==> flow/design.v <==
module fpadd (
    clk, reset, start,
    a, b,
    sum, 
    done
);
    input clk, reset, start;
    input [31:0] a, b;
    output [31:0] sum;
    output done;
    reg sign_a, sign_b, sign_r;
    reg [7:0] exp_a, exp_b, exp_r;
	reg [25:0] mant_a, mant_b;
    reg [25:0] mant_r;
	reg [31:0] sum;  
	reg done;
    reg [23:0] mant_sum;
    parameter IDLE = 3'b000;
    parameter SIGN = 3'b001;
    parameter SHIFT = 3'b010;
    parameter ADD = 3'b011;
	parameter RESSIGN = 3'b100;
    parameter NORM = 3'b101;
    parameter SEARCH = 3'b110;
	parameter FIN = 3'b111;
    reg[2:0] pres_state;
	always @(posedge clk) begin
	    if(reset) begin
			exp_a <= 0; exp_b <= 0; exp_r <= 0;
			mant_a <= 0; mant_b <= 0; mant_r <= 0;
			sign_a <= 0; sign_b <= 0; sign_r <= 0;
			done <= 0; sum <= 0; mant_sum <= 0;
    	end
    	else if(start) begin
	    	sign_a <= a[31];
	    	sign_b <= b[31];
			exp_a <= a[30:23];
			exp_b <= b[30:23];
			mant_a <= {3'b001, a[22:0]};  
			mant_b <= {3'b001, b[22:0]};  
	    	done <= 0;
	    	pres_state <= IDLE;
	    end
	    else begin
	    	case(pres_state)
			IDLE:  
	    	begin
		    	if ((exp_a == 8'b0) && (mant_a[22:0] == 22'b0 && mant_a[23] == 1'b1)) begin
					sum <= {sign_b, exp_b, mant_b[22:0]};
					done <= 1;
					pres_state <= FIN;
		    	end
	    		else if ((exp_b == 8'b0) && (mant_b[22:0] == 22'b0 && mant_b[23] == 1'b1)) begin
					sum <= {sign_a, exp_a, mant_a[22:0]};
					done <= 1;
					pres_state <= FIN;
		    	end
				else if (exp_a == 8'b11111111) begin
					sum <= {sign_a, exp_a, mant_a[22:0]};
					done <= 1;
					pres_state <= FIN;
				end
				else if (exp_b == 8'b11111111) begin
					sum <= {sign_b, exp_b, mant_b[22:0]};
					done <= 1;
					pres_state <= FIN;
				end
				else begin
					pres_state <= SIGN;
				end
			end	
			SIGN:  
			begin
				if (sign_a) begin
					mant_a <= ~mant_a + 1;
				end	
				if (sign_b) begin
					mant_b <= ~mant_b + 1;
				end	
				pres_state <= SHIFT;
			end
			SHIFT:  
			begin
				if(exp_a > exp_b) begin
					mant_b <= {sign_b, mant_b[25:1]};  
					exp_b <= exp_b + 1;
					exp_r <= exp_a;
				end
				else if(exp_a < exp_b) begin
					mant_a <= {sign_a, mant_a[25:1]};  
					exp_a <= exp_a + 1;
					exp_r <= exp_b;
				end
				else
					exp_r <= exp_a;
				pres_state <= (exp_a == exp_b) ? ADD : pres_state;
			end
			ADD:  
			begin
				mant_r <= mant_a + mant_b;
				pres_state <= RESSIGN;
			end
			RESSIGN:  
			begin
				if (mant_r[25] == 1) begin
					sign_r <= 1;
					mant_r <= -mant_r;
				end else begin
					sign_r <= 0;
				end
				pres_state <= NORM;
			end
			NORM:  
			begin
				if (mant_r == 0) begin
					exp_r <= 0;
					pres_state <= FIN;
				end else if ((mant_r[24] == 0) && (mant_r[23] == 1)) begin
					pres_state <= FIN;
				end else if (mant_r[24] == 1) begin
					mant_r <= mant_r >> 1;
					exp_r  <= exp_r + 1;
					pres_state <= FIN;
				end else
					pres_state <= SEARCH;
			end
			SEARCH:  
			begin
				if(mant_r[23] != 1) begin
					mant_r <= mant_r << 1;
					exp_r  <= exp_r - 1;
					pres_state <= SEARCH;
				end else
					pres_state <= FIN;
			end
			FIN:
			begin
				if (!done) begin
					sum <= {sign_r, exp_r, {mant_r[22:0]}};
					done <= 1;
				end
			end
			endcase
	    end
	end
endmodule
## Tool chain data of fpadd

What the tools print for fpadd, step after step.
Lines are those of the file above, counted from 1.
Library cell names are shortened.
The mark - stands for no value.

- Top module: fpadd
- Clock input: clk
- Standard-cell library: sky130hd
- Library corner: tt_025C_1v80

## Elaborated design

Source: Yosys, flattened and elaborated, memories not mapped. Widths are those after wreduce. Registers that Yosys merges into a memory's read port (data or address) are not register bits. Print and check cells do not count. Equal cells are merged and count once.

- Latch bits: 0
- ROM bits: 0
- Memories: 0
- Elaborated cells: 150
- RAM bits: 0
- Output and inout port bits: 33
- Word width x clocked read ports: 0
- Input bits: 67
- Register bits after elaboration: 141

- Equal/unequal tests: 31
- Shift-type cells: 0
- Bitwise gates (word level): 5
- Mux-type cells: 51
- Multiply operators: 0
- Divide/modulo/power cells: 0
- Reductions and logical operators: 36
- Add/subtract/negate cells: 8
- Magnitude comparators: 2

Operators with widths:

| operator | count |
|---|---|
| 26-bit two-way mux | 10 |
| 32-bit two-way mux | 5 |
| 26-bit parallel mux with 4-bit select | 1 |
| 8-bit two-way mux | 13 |
| 26-bit parallel mux with 2-bit select | 2 |
| 32-bit parallel mux with 2-bit select | 1 |
| 26-bit by 1-bit adder with 26-bit output (second input constant) | 2 |
| 26-bit inverter | 2 |
| 24-bit two-way mux | 2 |
| 23-bit zero test | 2 |
| 26-bit adder | 1 |
| 26-bit negator | 1 |
| 26-bit zero test | 1 |
| 2-bit != test (second input constant) | 12 |
| 3-bit != test (second input constant) | 8 |
| 8-bit by 1-bit adder with 8-bit output (second input constant) | 3 |
| 8-bit parallel mux with 3-bit select | 1 |
| 3-bit parallel mux with 7-bit select | 1 |
| 6-bit AND reduction | 3 |
| 8-bit == test (second input constant) | 2 |
| 8-bit zero test | 2 |
| 3-bit two-way mux | 5 |
| 3-bit == test (second input constant) | 4 |
| 3-bit AND reduction | 4 |
| 4-bit AND reduction | 3 |
| 2-bit nonzero test | 5 |
| 1-bit two-way mux | 9 |
| 8-bit by 1-bit subtractor with 8-bit output (second input constant) | 1 |

Not listed: further kinds 17, cells in them 27.

## Logic depth

Yosys ltp: most cells in a row. Word level: on the elaborated netlist, between registers, memories and ports. Mapped: between sequential cells and ports; inverters and the memories' decode and read muxes count.

- Word-level depth: 6
- ABC_AREA: 0
- Depth in mapped cells: 12
- Gate-level depth less buffers: 9

## Synthesis result

Source: synth_stat.txt of the flow (Yosys; design flattened, memories mapped). It holds for the ABC_AREA given above (unset counts as 0); a run with the other value may have another netlist.
Totals and module areas in this step are rounded.

- Cell count: 1472
- Cell area after synthesis: 10940 um^2
- Sequential area: 2933 um^2
- Flip-flops: 146
- Buffer cells: 121

Cell types:

| type | count | total area (um^2) |
|---|---|---|
| dfxtp_1 | 145 | 2.9E+03 |
| ha_1 | 42 | 525.504 |
| a21oi_1 | 104 | 520.499 |
| o21ai_0 | 99 | 495.475 |
| nand2_1 | 129 | 484.214 |
| nor2_1 | 125 | 469.2 |
| clkbuf_1 | 97 | 364.099 |
| xnor2_1 | 32 | 280.269 |
| inv_1 | 72 | 270.259 |
| o22ai_1 | 42 | 262.752 |
| nor3_1 | 52 | 260.25 |
| or3_1 | 41 | 256.496 |
| o221ai_1 | 28 | 245.235 |
| a221oi_1 | 25 | 218.96 |
| a211oi_1 | 27 | 202.694 |
| nand3_1 | 38 | 190.182 |
| mux2i_1 | 18 | 180.173 |
| a222oi_1 | 15 | 150.144 |

Not listed: further types 60, cells in them 341.

## Path before layout

Path of least setup slack by OpenSTA after synthesis, without wires, with an ideal clock, recovery checks aside; 20% of the period is set as input and as output delay. Where synthesis merged equal registers, the netlist keeps one of their names.

- Path type: reg-to-reg
- Start: reg exp_b[3]
- End: reg exp_r[5]
- Delay of the path: 2827 ps
- Driving pins on the path: 10
- Data required time: 4870 ps
- Launch time at the first pin: 0 ps
- Library setup time: 130 ps
- Period: 5000 ps
- Buffers on the path: 0
- Data arrival time: 2697 ps
- Setup slack: 2173 ps
- Synthesis period reached: 2827 ps

"delay of the path" is the arrival time less input delay plus setup time.
"driving pins on the path" counts driving pins, that of a launching flip-flop among them; a cell with two outputs on the path counts twice.
"synthesis period reached" is the clock period less the worst setup slack; recovery checks do not enter. This is arithmetic on one report: input and output delays are still those of the set period (20% each).
The rows between start and end are the longest chain of elaborated cells between them; the timing report does not say that the signal goes this way. Where chains are equally long, one stands for them.
A line is the first line of the expression or statement that the cell stems from. Yosys adds cells for indexed reads and writes and turns some case tables into memories.
At most two assigning lines are given for a register; there are more.

- Path through: dfxtp_1 -> inv_1 -> ha_1 -> a21oi_1 -> nor2b_1 -> o31ai_1 -> nand2_1 -> mux2_2 -> a211oi_1 -> o32ai_1
- Cells in the longest elaborated chain: 4
- Elaborated cells between the ends (all ways): 5
- RTL lines with such cells: 3
- Those cells by class: compare (2); mux (3)

RTL lines, path after synthesis:

| what | line | RTL |
|---|---|---|
| from (decl) | 12 | `reg [7:0] exp_a, exp_b, exp_r;` |
| from (assign) | 38 | `exp_b <= b[30:23];` |
| from (assign) | 86 | `exp_b <= exp_b + 1;` |
| 8-bit less-than comparator | 89 | `else if(exp_a < exp_b) begin` |
| 8-bit two-way mux | 89 |  |
| 8-bit two-way mux | 84 | `if(exp_a > exp_b) begin` |
| 8-bit parallel mux with 3-bit select | 45 | `case(pres_state)` |
| to (assign) | 87 | `exp_r <= exp_a;` |
| to (assign) | 92 | `exp_r <= exp_b;` |
| to (decl) | 12 |  |

## Timing after layout

From the final timing report of record 1: the path of least setup slack in the routed layout; clock arrival at registers is part of the times.
The path's times are printed in steps of 10 ps; the period is the one set.

- Path type: reg-to-reg
- Start: reg mant_b[0]
- End: reg sum[14]
- Data required time: 3420 ps
- Data arrival time: 3310 ps
- Library setup time: 120 ps
- Period: 3110 ps
- Buffers on the path: 2
- Setup slack: 110 ps
- Launch time at the first pin: 430 ps
- Driving pins on the path: 12

The rows between start and end are the longest chain of elaborated cells between them; the timing report does not say that the signal goes this way. Where chains are equally long, one stands for them.
At most two assigning lines are given for a register; there are more.

- Path through: dfxtp_1 -> inv_1 -> ha_1 -> or3b_4 -> or4_4 -> nor4_4 -> buf_4 -> o21bai_4 -> buf_6 -> or3_1 -> o221ai_1 -> o22ai_1
- Cells in the longest elaborated chain: 6
- Elaborated cells between the ends (all ways): 8
- RTL lines with such cells: 3
- Those cells by class: eq/ne (1); mux (3); reduce/logical (4)

RTL lines, path post-layout:

| what | line | RTL |
|---|---|---|
| from (decl) | 13 | `reg [25:0] mant_a, mant_b;` |
| from (assign) | 40 | `mant_b <= {3'b001, b[22:0]};` |
| from (assign) | 78 | `mant_b <= ~mant_b + 1;` |
| 23-bit zero test | 53 | `else if ((exp_b == 8'b0) && (mant_b[22:0] == 22'b0 && mant_b[23] == 1'b1)) begin` |
| 1-bit logical AND (2 in a row) | 53 |  |
| 32-bit two-way mux | 53 |  |
| 32-bit two-way mux | 48 | `if ((exp_a == 8'b0) && (mant_a[22:0] == 22'b0 && mant_a[23] == 1'b1)) begin` |
| 32-bit parallel mux with 2-bit select | 45 | `case(pres_state)` |
| to (assign) | 49 | `sum <= {sign_b, exp_b, mant_b[22:0]};` |
| to (assign) | 54 | `sum <= {sign_a, exp_a, mant_a[22:0]};` |
| to (decl) | 9 | `output [31:0] sum;` |

Appendix: measured runs

Below are 5 stored runs of the flow (Yosys, OpenROAD; platform sky130hd) on fpadd, each with its settings and what was measured, unordered. Constraints: input delay and output delay 20% of the set period each, output load 0.01 pF.
"clock period achieved" = clock period - worst setup slack. The figure is calculated, with input and output delays left at 20% of the set period.
"worst setup path time" = time allowed to the worst setup path (clock period - input delay - output delay, where it has them) - its slack; a late launch clock adds to it, a late capture clock takes from it.
"power consumption": no workload was simulated; the value follows from the tool's default switching activity.
"worst setup path time" is given in steps of 10 ps.
Measured values are rounded.

### Record 1

Settings: `ABC_AREA=0`, `CAP_MARGIN=5`, `CELL_PAD_IN_SITES_DETAIL_PLACEMENT=0`, `CORE_ASPECT_RATIO=1.45`, `CORE_MARGIN=9`, `CORE_UTILIZATION=55`, `CTS_CLUSTER_DIAMETER=53`, `CTS_CLUSTER_SIZE=20`, `GPL_ROUTABILITY_DRIVEN=1`, `PLACE_DENSITY=0.53`, `TNS_END_PERCENT=70`, `period_ns=3.11`, `SLEW_MARGIN=20`

- Clock period achieved: 3002 ps
- Power consumption: 6.762 mW
- Standard-cell area after layout: 13280 um^2
- Worst setup path time: 3000 ps
- Kind of the worst setup path: reg-to-reg
- Chip area after synthesis (Yosys): 10940 um^2
- Total negative slack: 0 ps
- Utilization after routing: 68.5%
- Worst hold slack: 473 ps
- Die area: 25370 um^2
- Worst setup slack after layout: 108 ps

### Record 2

Settings: `ABC_AREA=1`, `CELL_PAD_IN_SITES_GLOBAL_PLACEMENT=2`, `CORE_MARGIN=3`, `CORE_UTILIZATION=66`, `CTS_CLUSTER_DIAMETER=181`, `GPL_TIMING_DRIVEN=1`, `MIN_ROUTING_LAYER=met1`, `PLACE_DENSITY=0.89`, `SLEW_MARGIN=40`, `TNS_END_PERCENT=90`, `period_ns=3.09`, `CAP_MARGIN=20`

No final report: placement broke off with GPL-0301.

### Record 3

Settings: `ABC_AREA=0`, `CAP_MARGIN=5`, `CELL_PAD_IN_SITES_DETAIL_PLACEMENT=0`, `CORE_ASPECT_RATIO=0.5`, `CORE_MARGIN=9`, `CORE_UTILIZATION=55`, `CTS_CLUSTER_DIAMETER=53`, `CTS_CLUSTER_SIZE=20`, `GPL_ROUTABILITY_DRIVEN=0`, `PLACE_DENSITY=0.53`, `SETUP_SLACK_MARGIN=0.77`, `TNS_END_PERCENT=70`, `period_ns=3.11`, `SLEW_MARGIN=20`

- Chip area after synthesis (Yosys): 10940 um^2
- Standard-cell area after layout: 15100 um^2
- Die area: 25590 um^2
- Power consumption: 7.422 mW
- Worst setup slack after layout: 237 ps
- Total negative slack: 0 ps
- Utilization after routing: 79.7%
- Worst setup path time: 2870 ps
- Kind of the worst setup path: reg-to-reg
- Clock period achieved: 2873 ps
- Worst hold slack: 477 ps

### Record 4

Settings: `CAP_MARGIN=15`, `CELL_PAD_IN_SITES_DETAIL_PLACEMENT=2`, `CORE_MARGIN=5`, `CTS_CLUSTER_DIAMETER=121`, `GPL_ROUTABILITY_DRIVEN=0`, `period_ns=2.69`, `CORE_UTILIZATION=40`, `SLEW_MARGIN=20`

No final report: clock tree synthesis broke off with DPL-0033.

### Record 5

Settings: `ABC_AREA=0`, `CAP_MARGIN=15`, `CELL_PAD_IN_SITES_DETAIL_PLACEMENT=0`, `CORE_ASPECT_RATIO=1.88`, `CORE_MARGIN=9`, `CORE_UTILIZATION=55`, `CTS_CLUSTER_DIAMETER=53`, `CTS_CLUSTER_SIZE=20`, `GPL_ROUTABILITY_DRIVEN=0`, `HOLD_SLACK_MARGIN=0.07`, `MAX_ROUTING_LAYER=met5`, `MIN_ROUTING_LAYER=met1`, `PLACE_DENSITY=0.53`, `SETUP_SLACK_MARGIN=0.77`, `TNS_END_PERCENT=20`, `period_ns=3.11`, `SLEW_MARGIN=20`

- Standard-cell area after layout: 14310 um^2
- Worst hold slack: 467 ps
- Total negative slack: 0 ps
- Power consumption: 7.229 mW
- Utilization after routing: 73.3%
- Worst setup slack after layout: 244 ps
- Die area: 25540 um^2
- Chip area after synthesis (Yosys): 10940 um^2
- Clock period achieved: 2866 ps
- Worst setup path time: 2870 ps
- Kind of the worst setup path: reg-to-reg
